==> flow/design.v <==
module a23_multiply (
input                       i_clk,
input                       i_rst,           
input                       i_fetch_stall,
input       [31:0]          i_a_in,          
input       [31:0]          i_b_in,          
input       [1:0]           i_function,
input                       i_execute,
output      [31:0]          o_out,
output      [1:0]           o_flags,         
output reg                  o_done           
);
wire        enable;
wire        accumulate;
wire [33:0] multiplier;
wire [33:0] multiplier_bar;
wire [33:0] sum;
wire [33:0] sum34_b;
reg  [5:0]  count;
reg  [5:0]  count_nxt;
reg  [67:0] product;
reg  [67:0] product_nxt;
reg  [1:0]  flags_nxt;
wire [32:0] sum_acc1;            
assign enable         = i_function[0];
assign accumulate     = i_function[1];
assign multiplier     =  { 2'd0, i_a_in} ;
assign multiplier_bar = ~{ 2'd0, i_a_in} + 34'd1 ;
assign sum34_b        =  product[1:0] == 2'b01 ? multiplier     :
                         product[1:0] == 2'b10 ? multiplier_bar :
                                                 34'd0          ;
    assign sum =  product[67:34] + sum34_b;
    assign sum_acc1 = {1'd0, product[32:1]} + {1'd0, i_a_in};
always @*
    begin
    count_nxt           = count;
    product_nxt         = product;
    flags_nxt   = { product[32], product[32:1] == 32'd0 }; 
    if ( count == 6'd0 )
        product_nxt = {33'd0, 1'd0, i_b_in, 1'd0 } ;
    else if ( count <= 6'd33 )
        product_nxt = { sum[33], sum, product[33:1]} ;
    else if ( count == 6'd34 && accumulate )
        begin
        product_nxt         = { product[64:33], sum_acc1[31:0], 1'd0};  
        end
    if (count == 6'd0)   
        count_nxt   = enable ? 6'd1 : 6'd0;
    else if ((count == 6'd34 && !accumulate) ||   
             (count == 6'd35 &&  accumulate)  )   
        count_nxt   = 6'd0;
    else
        count_nxt   = count + 1'd1;
    end
always @ ( posedge i_clk )
    if ( i_rst )
        begin
        count           <= 6'd0;
        o_done          <= 1'd0;
        end
    else if ( !i_fetch_stall )
        begin
        count           <= i_execute ? count_nxt          : count;           
        product         <= i_execute ? product_nxt        : product;        
        o_done          <= i_execute ? count == 6'd31     : o_done;          
        end
assign o_out   = product[32:1]; 
assign o_flags = flags_nxt;
endmodule
module amber_mul (
input                       i_clk,
input                       i_rst,           
input                       i_start,
input                       i_accumulate,    
input       [31:0]          i_a,             
input       [31:0]          i_b,             
input       [31:0]          i_c,             
output                      o_ready,
output                      o_done,
output      [31:0]          o_result,
output      [1:0]           o_flags          
);
reg         busy;
reg         acc_q;
reg  [31:0] a_q;
reg  [31:0] c_q;
reg         done_d1;
reg         done_d2;
reg         done_d3;
wire        mult_done;
wire        take;
wire [31:0] mult_a;
wire [1:0]  mult_function;
assign take          = i_start && !busy;
assign o_ready       = !busy;
assign mult_a        = done_d2 ? c_q : a_q;
assign mult_function = busy ? { acc_q, 1'd0 } : { i_accumulate, take };
always @ ( posedge i_clk )
    if ( take )
        begin
        acc_q <= i_accumulate;
        a_q   <= i_a;
        c_q   <= i_c;
        end
always @ ( posedge i_clk )
    if ( i_rst )
        begin
        busy    <= 1'd0;
        done_d1 <= 1'd0;
        done_d2 <= 1'd0;
        done_d3 <= 1'd0;
        end
    else
        begin
        busy    <= take ? 1'd1 : ( o_done ? 1'd0 : busy );
        done_d1 <= mult_done;
        done_d2 <= done_d1;
        done_d3 <= done_d2 && acc_q;
        end
assign o_done = busy && ( acc_q ? done_d3 : done_d2 );
a23_multiply u_multiply (
    .i_clk          ( i_clk          ),
    .i_rst          ( i_rst          ),
    .i_fetch_stall  ( 1'd0           ),
    .i_a_in         ( mult_a         ),
    .i_b_in         ( i_b            ),
    .i_function     ( mult_function  ),
    .i_execute      ( 1'd1           ),
    .o_out          ( o_result       ),
    .o_flags        ( o_flags        ),
    .o_done         ( mult_done      )
);
endmodule
* Tool chain data of amber_mul
The steps from the RTL of amber_mul to its reports follow in flow order.
Line numbers count from 1 in the design file above.
Library cell names are shortened.
Not given: --
- Top module :: amber_mul
- Clock input :: i_clk
- Library :: sky130hd
- Corner :: tt_025C_1v80

* Word-level counts
Counts by Yosys on the flattened word-level netlist (proc, flatten, opt, wreduce; memories kept). Register bits leave out memories and registers merged into their read ports (data or address). Print and check cells are left out. Cells with the same type and inputs are merged into one.
- Reductions and logical operators :: 14
- Div/mod/pow operators :: 0
- Magnitude comparators :: 1
- Add/subtract/negate cells :: 4
- Bitwise operators :: 2
- Multipliers :: 0
- Eq/ne operators :: 5
- Multiplexer cells :: 13
- Shift-type cells :: 0
** Operators by type and width (number)
- two-way mux 68 bit :: 2
- two-way mux 34 bit :: 2
- NOT 32 -> 34 bit :: 1
- adder 34 x 1 -> 34 bit with constant B :: 1
- adder 34 bit :: 1
- two-way mux 33 bit :: 1
- adder 32 bit :: 1
- zero test 32 bit :: 1
- two-way mux 32 bit :: 1
- == test 6 bit with constant B :: 2
- two-way mux 6 bit :: 2
- logical AND 1 bit :: 6
- adder 6 x 1 -> 6 bit with constant B :: 1
- == test 6 x 5 -> 1 bit with constant B :: 1
- <= comparator 6 bit with constant B :: 1
- zero test 6 bit :: 1
- two-way mux 1 bit :: 4
- nonzero test 3 bit :: 1
- zero test 1 bit :: 2
- == test 2 x 1 -> 1 bit with constant B :: 1
- == test 2 bit with constant B :: 1
- AND reduction 2 bit :: 1
- nonzero test 2 bit :: 1
- two-way mux 2 bit :: 1
- logical OR 1 bit :: 1
- NOT 1 bit :: 1
- Register bits after elaboration :: 144
- Bits in writable memories :: 0
- Bits in latches :: 0
- Cells after elaboration :: 50
- Clocked read ports x word width :: 0
- Memories kept :: 0
- Output and inout bits :: 36
- ROM bits :: 0

* Longest topological paths
Yosys ltp: most cells in a row. Word level: on the elaborated netlist, between registers, memories and ports. Mapped: between sequential cells and ports; inverters and the memories' decode and read muxes count.
- Depth in word-level cells :: 8
- ABC_AREA :: 0
- Mapped depth :: 26
- Gate-level depth less buffers :: 19

* After synthesis
Yosys stat after the flow's synthesis: flattened, memories mapped to cells. It holds for the ABC_AREA given above (unset counts as 0); a run with the other value may have another netlist.
Totals and module areas in this step are rounded.
- Cell area after synthesis :: 10000 um2
- Flip-flop cells :: 143
- Cell count :: 1020
** Cell types
- edfxtp_1 :: number 132, area in all 3.96E+03 um2
- ha_1 :: number 69, area in all 863.328 um2
- xnor2_1 :: number 50, area in all 437.92 um2
- o21ai_0 :: number 65, area in all 325.312 um2
- a21oi_1 :: number 63, area in all 315.302 um2
- mux2i_1 :: number 29, area in all 290.278 um2
- nor2_1 :: number 70, area in all 262.752 um2
- buf_4 :: number 33, area in all 247.738 um2
- xor2_1 :: number 27, area in all 236.477 um2
- a21o_1 :: number 30, area in all 225.216 um2
- dfxtp_1 :: number 11, area in all 220.211 um2
- a22oi_1 :: number 24, area in all 180.173 um2
- nand2_1 :: number 48, area in all 180.173 um2
- inv_1 :: number 47, area in all 176.419 um2
- nor3_1 :: number 33, area in all 165.158 um2
- o22ai_1 :: number 26, area in all 162.656 um2
- nand3_1 :: number 22, area in all 110.106 um2
- nand2b_1 :: number 17, area in all 106.352 um2
Other cell types: 56; their cells: 224.
The figures by module come from a second, unflattened synthesis with its own total; it is not the netlist above.
- Cells (unflattened synthesis) :: 1052
- Area (unflattened synthesis) :: 10000 um2
Each row is one instance without its submodules.
** By module
- a23_multiply :: cells 934, area 7800 um2, seq. area 2200 um2, times used 1
- amber_mul :: cells 118, area 2700 um2, seq. area 2000 um2, times used 1

* Worst setup path after synthesis
OpenSTA on the mapped netlist: ideal clock, no wires. The path of least setup slack (recovery checks aside). Input and output delay are each 20% of the period. Register names are those of the netlist, which keeps one name where synthesis merged equal registers.
- Kind :: register to register
- Start :: reg done_d2
- End :: reg (name not given)
- Period :: 5.0 ns
- Driving pins on the path :: 27
- Path delay :: 5.938 ns
- Arrival time :: 5.672 ns
- Data required time :: 4.734 ns
- Setup slack :: -0.938 ns
- Buffers on the path :: 7
- Library setup time :: 0.266 ns
- Synthesis period reached :: 5.938 ns
"path delay" = arrival - input delay + setup time.
"driving pins on the path": output pins that drive a net of the path, with the launching flip-flop's if there is one; two outputs of one cell count as two.
"synthesis period reached" is the clock period less the worst setup slack; recovery checks do not enter. This is arithmetic on one report: input and output delays are still those of the set period (20% each).
The rows between start and end are the longest chain of elaborated cells between them; the timing report does not say that the signal goes this way. Where chains are equally long, one stands for them.
Each line given opens the expression or statement behind the cell; cells for indexed reads and writes are added by Yosys, which also makes memories of some case tables.
- Path through :: dfxtp_1 -> buf_6 -> buf_12 -> buf_6 -> buf_2 -> buf_2 -> buf_1 -> mux2i_1 -> ha_1 -> o211ai_2 -> or4_4 -> nor2b_4 -> nand3_4 -> a2111oi_4 -> xnor2_1 -> o22ai_1 -> ha_1 -> clkbuf_1 -> a21oi_1 -> o21ai_0 -> a21o_1 -> a21o_1 -> a21oi_1 -> o211ai_1 -> a31oi_1 -> xor2_1 -> nor2_1
- Length of the longest elaborated chain :: 7
- Elaborated cells between the ends (all ways) :: 7
- RTL lines with such cells :: 6
- Classes of those cells :: add/sub (2); mux (4); logic (1)
** Ends and longest elaborated chain, post-synthesis
- start: declaration :: RTL line 88 : reg         done_d2;
- start: assignment :: RTL line 110 : done_d2 <= 1'd0;
- start: assignment :: RTL line 117 : done_d2 <= done_d1;
- two-way mux 32 bit :: RTL line 96 : assign mult_a        = done_d2 ? c_q : a_q;
- NOT 32 -> 34 bit :: RTL line 28 : assign multiplier_bar = ~{ 2'd0, i_a_in} + 34'd1 ;
- adder 34 x 1 -> 34 bit :: RTL line 28
- two-way mux 34 bit :: RTL line 30
- two-way mux 34 bit :: RTL line 29
- adder 34 bit :: RTL line 32
- two-way mux 68 bit :: RTL line 41 : else if ( count <= 6'd33 )
- end: assignment :: RTL line 64
- end: declaration :: RTL line 21

* Timing after layout
Path of least setup slack in the final report of record 1 (OpenROAD, finished layout, wires in). Where an end is a register, its clock arrival counts in the times.
- Kind :: register to register
- Start :: reg done_d2
- End :: reg (name not given)
- Library setup time :: 0.27 ns
- Setup slack :: 0.21 ns
- Data required time :: 5.00 ns
- Arrival time :: 4.79 ns
- Period :: 4.85 ns
- Driving pins on the path :: 18
- Buffers on the path :: 1
The rows between start and end are the longest chain of elaborated cells between them; the timing report does not say that the signal goes this way. Where chains are equally long, one stands for them.
- Path through :: dfxtp_4 -> buf_12 -> mux2i_4 -> o211ai_2 -> or4_4 -> nor2b_4 -> nand3_1 -> xnor2_1 -> o22ai_1 -> ha_1 -> a21oi_1 -> o21ai_0 -> o21ai_1 -> a211oi_2 -> o211a_1 -> o32a_1 -> xnor2_1 -> nor2_1
- Length of the longest elaborated chain :: 7
- Elaborated cells between the ends (all ways) :: 7
- RTL lines with such cells :: 6
- Classes of those cells :: add/sub (2); mux (4); logic (1)
** Ends and longest elaborated chain, after layout
- start: declaration :: RTL line 88 : reg         done_d2;
- start: assignment :: RTL line 110 : done_d2 <= 1'd0;
- start: assignment :: RTL line 117 : done_d2 <= done_d1;
- two-way mux 32 bit :: RTL line 96 : assign mult_a        = done_d2 ? c_q : a_q;
- NOT 32 -> 34 bit :: RTL line 28 : assign multiplier_bar = ~{ 2'd0, i_a_in} + 34'd1 ;
- adder 34 x 1 -> 34 bit :: RTL line 28
- two-way mux 34 bit :: RTL line 30
- two-way mux 34 bit :: RTL line 29
- adder 34 bit :: RTL line 32
- two-way mux 68 bit :: RTL line 41 : else if ( count <= 6'd33 )
- end: assignment :: RTL line 64
- end: declaration :: RTL line 21

==> runs of amber_mul <==
Design amber_mul on sky130hd. What follows are 4 stored runs of the flow, each under its own settings; their order means nothing. The constraints put input and output delay at 20% of the set period each and load the outputs with 0.01 pF.
"period achieved" = clock period - worst setup slack. The figure is calculated, with input and output delays left at 20% of the set period.
"critical setup path time" means the part of the period allowed to the worst setup path (the constraints hold back 20% at inputs and 20% at outputs) less its slack; where the path has registers, the arrival times of their clocks count too.
The measured numbers are rounded.

** Record 1
- Settings :: CORE_UTILIZATION=40; PLACE_DENSITY=0.6; period_ns=4.85; CAP_MARGIN=20; CORE_MARGIN=2; SLEW_MARGIN=20
- Cell area after synthesis :: 10000 um2
- Die footprint :: 27000 um2
- Standard-cell area after layout :: 13000 um2
- Lowest setup slack :: 0.21 ns
- Sum of negative setup slack :: 0.000 ns
- Worst hold slack in the final report :: 0.46 ns
- Period achieved :: 4.639 ns
- Critical setup path time :: 4.64 ns
- Type of the worst setup path :: register to register

** Record 2
- Settings :: CELL_PAD_IN_SITES_DETAIL_PLACEMENT=2; CELL_PAD_IN_SITES_GLOBAL_PLACEMENT=1; CORE_MARGIN=3; CORE_UTILIZATION=40; GPL_TIMING_DRIVEN=0; MAX_ROUTING_LAYER=met4; PLACE_DENSITY_LB_ADDON=0.03; SETUP_SLACK_MARGIN=0.35; SLEW_MARGIN=40; TNS_END_PERCENT=95; period_ns=2.88; CAP_MARGIN=20
- Outcome :: unfinished; error ODB-0269 in routing

** Record 3
- Settings :: CAP_MARGIN=5; CELL_PAD_IN_SITES_GLOBAL_PLACEMENT=0; CORE_ASPECT_RATIO=1.09; CORE_UTILIZATION=17; CTS_CLUSTER_DIAMETER=59; GPL_ROUTABILITY_DRIVEN=0; MAX_ROUTING_LAYER=met4; period_ns=5.0; CORE_MARGIN=2; SLEW_MARGIN=20
- Cell area after synthesis :: 10000 um2
- Die footprint :: 62000 um2
- Standard-cell area after layout :: 13000 um2
- Lowest setup slack :: 0.25 ns
- Sum of negative setup slack :: 0.000 ns
- Worst hold slack in the final report :: 0.45 ns
- Period achieved :: 4.747 ns
- Critical setup path time :: 4.75 ns
- Type of the worst setup path :: register to register

** Record 4
- Settings :: CELL_PAD_IN_SITES_DETAIL_PLACEMENT=2; CELL_PAD_IN_SITES_GLOBAL_PLACEMENT=3; CORE_MARGIN=3; CORE_UTILIZATION=40; GPL_TIMING_DRIVEN=0; MAX_ROUTING_LAYER=met4; PLACE_DENSITY_LB_ADDON=0.03; SETUP_SLACK_MARGIN=0.35; TNS_END_PERCENT=15; period_ns=2.68; CAP_MARGIN=20; SLEW_MARGIN=20
- Outcome :: unfinished; error ODB-0269 in routing
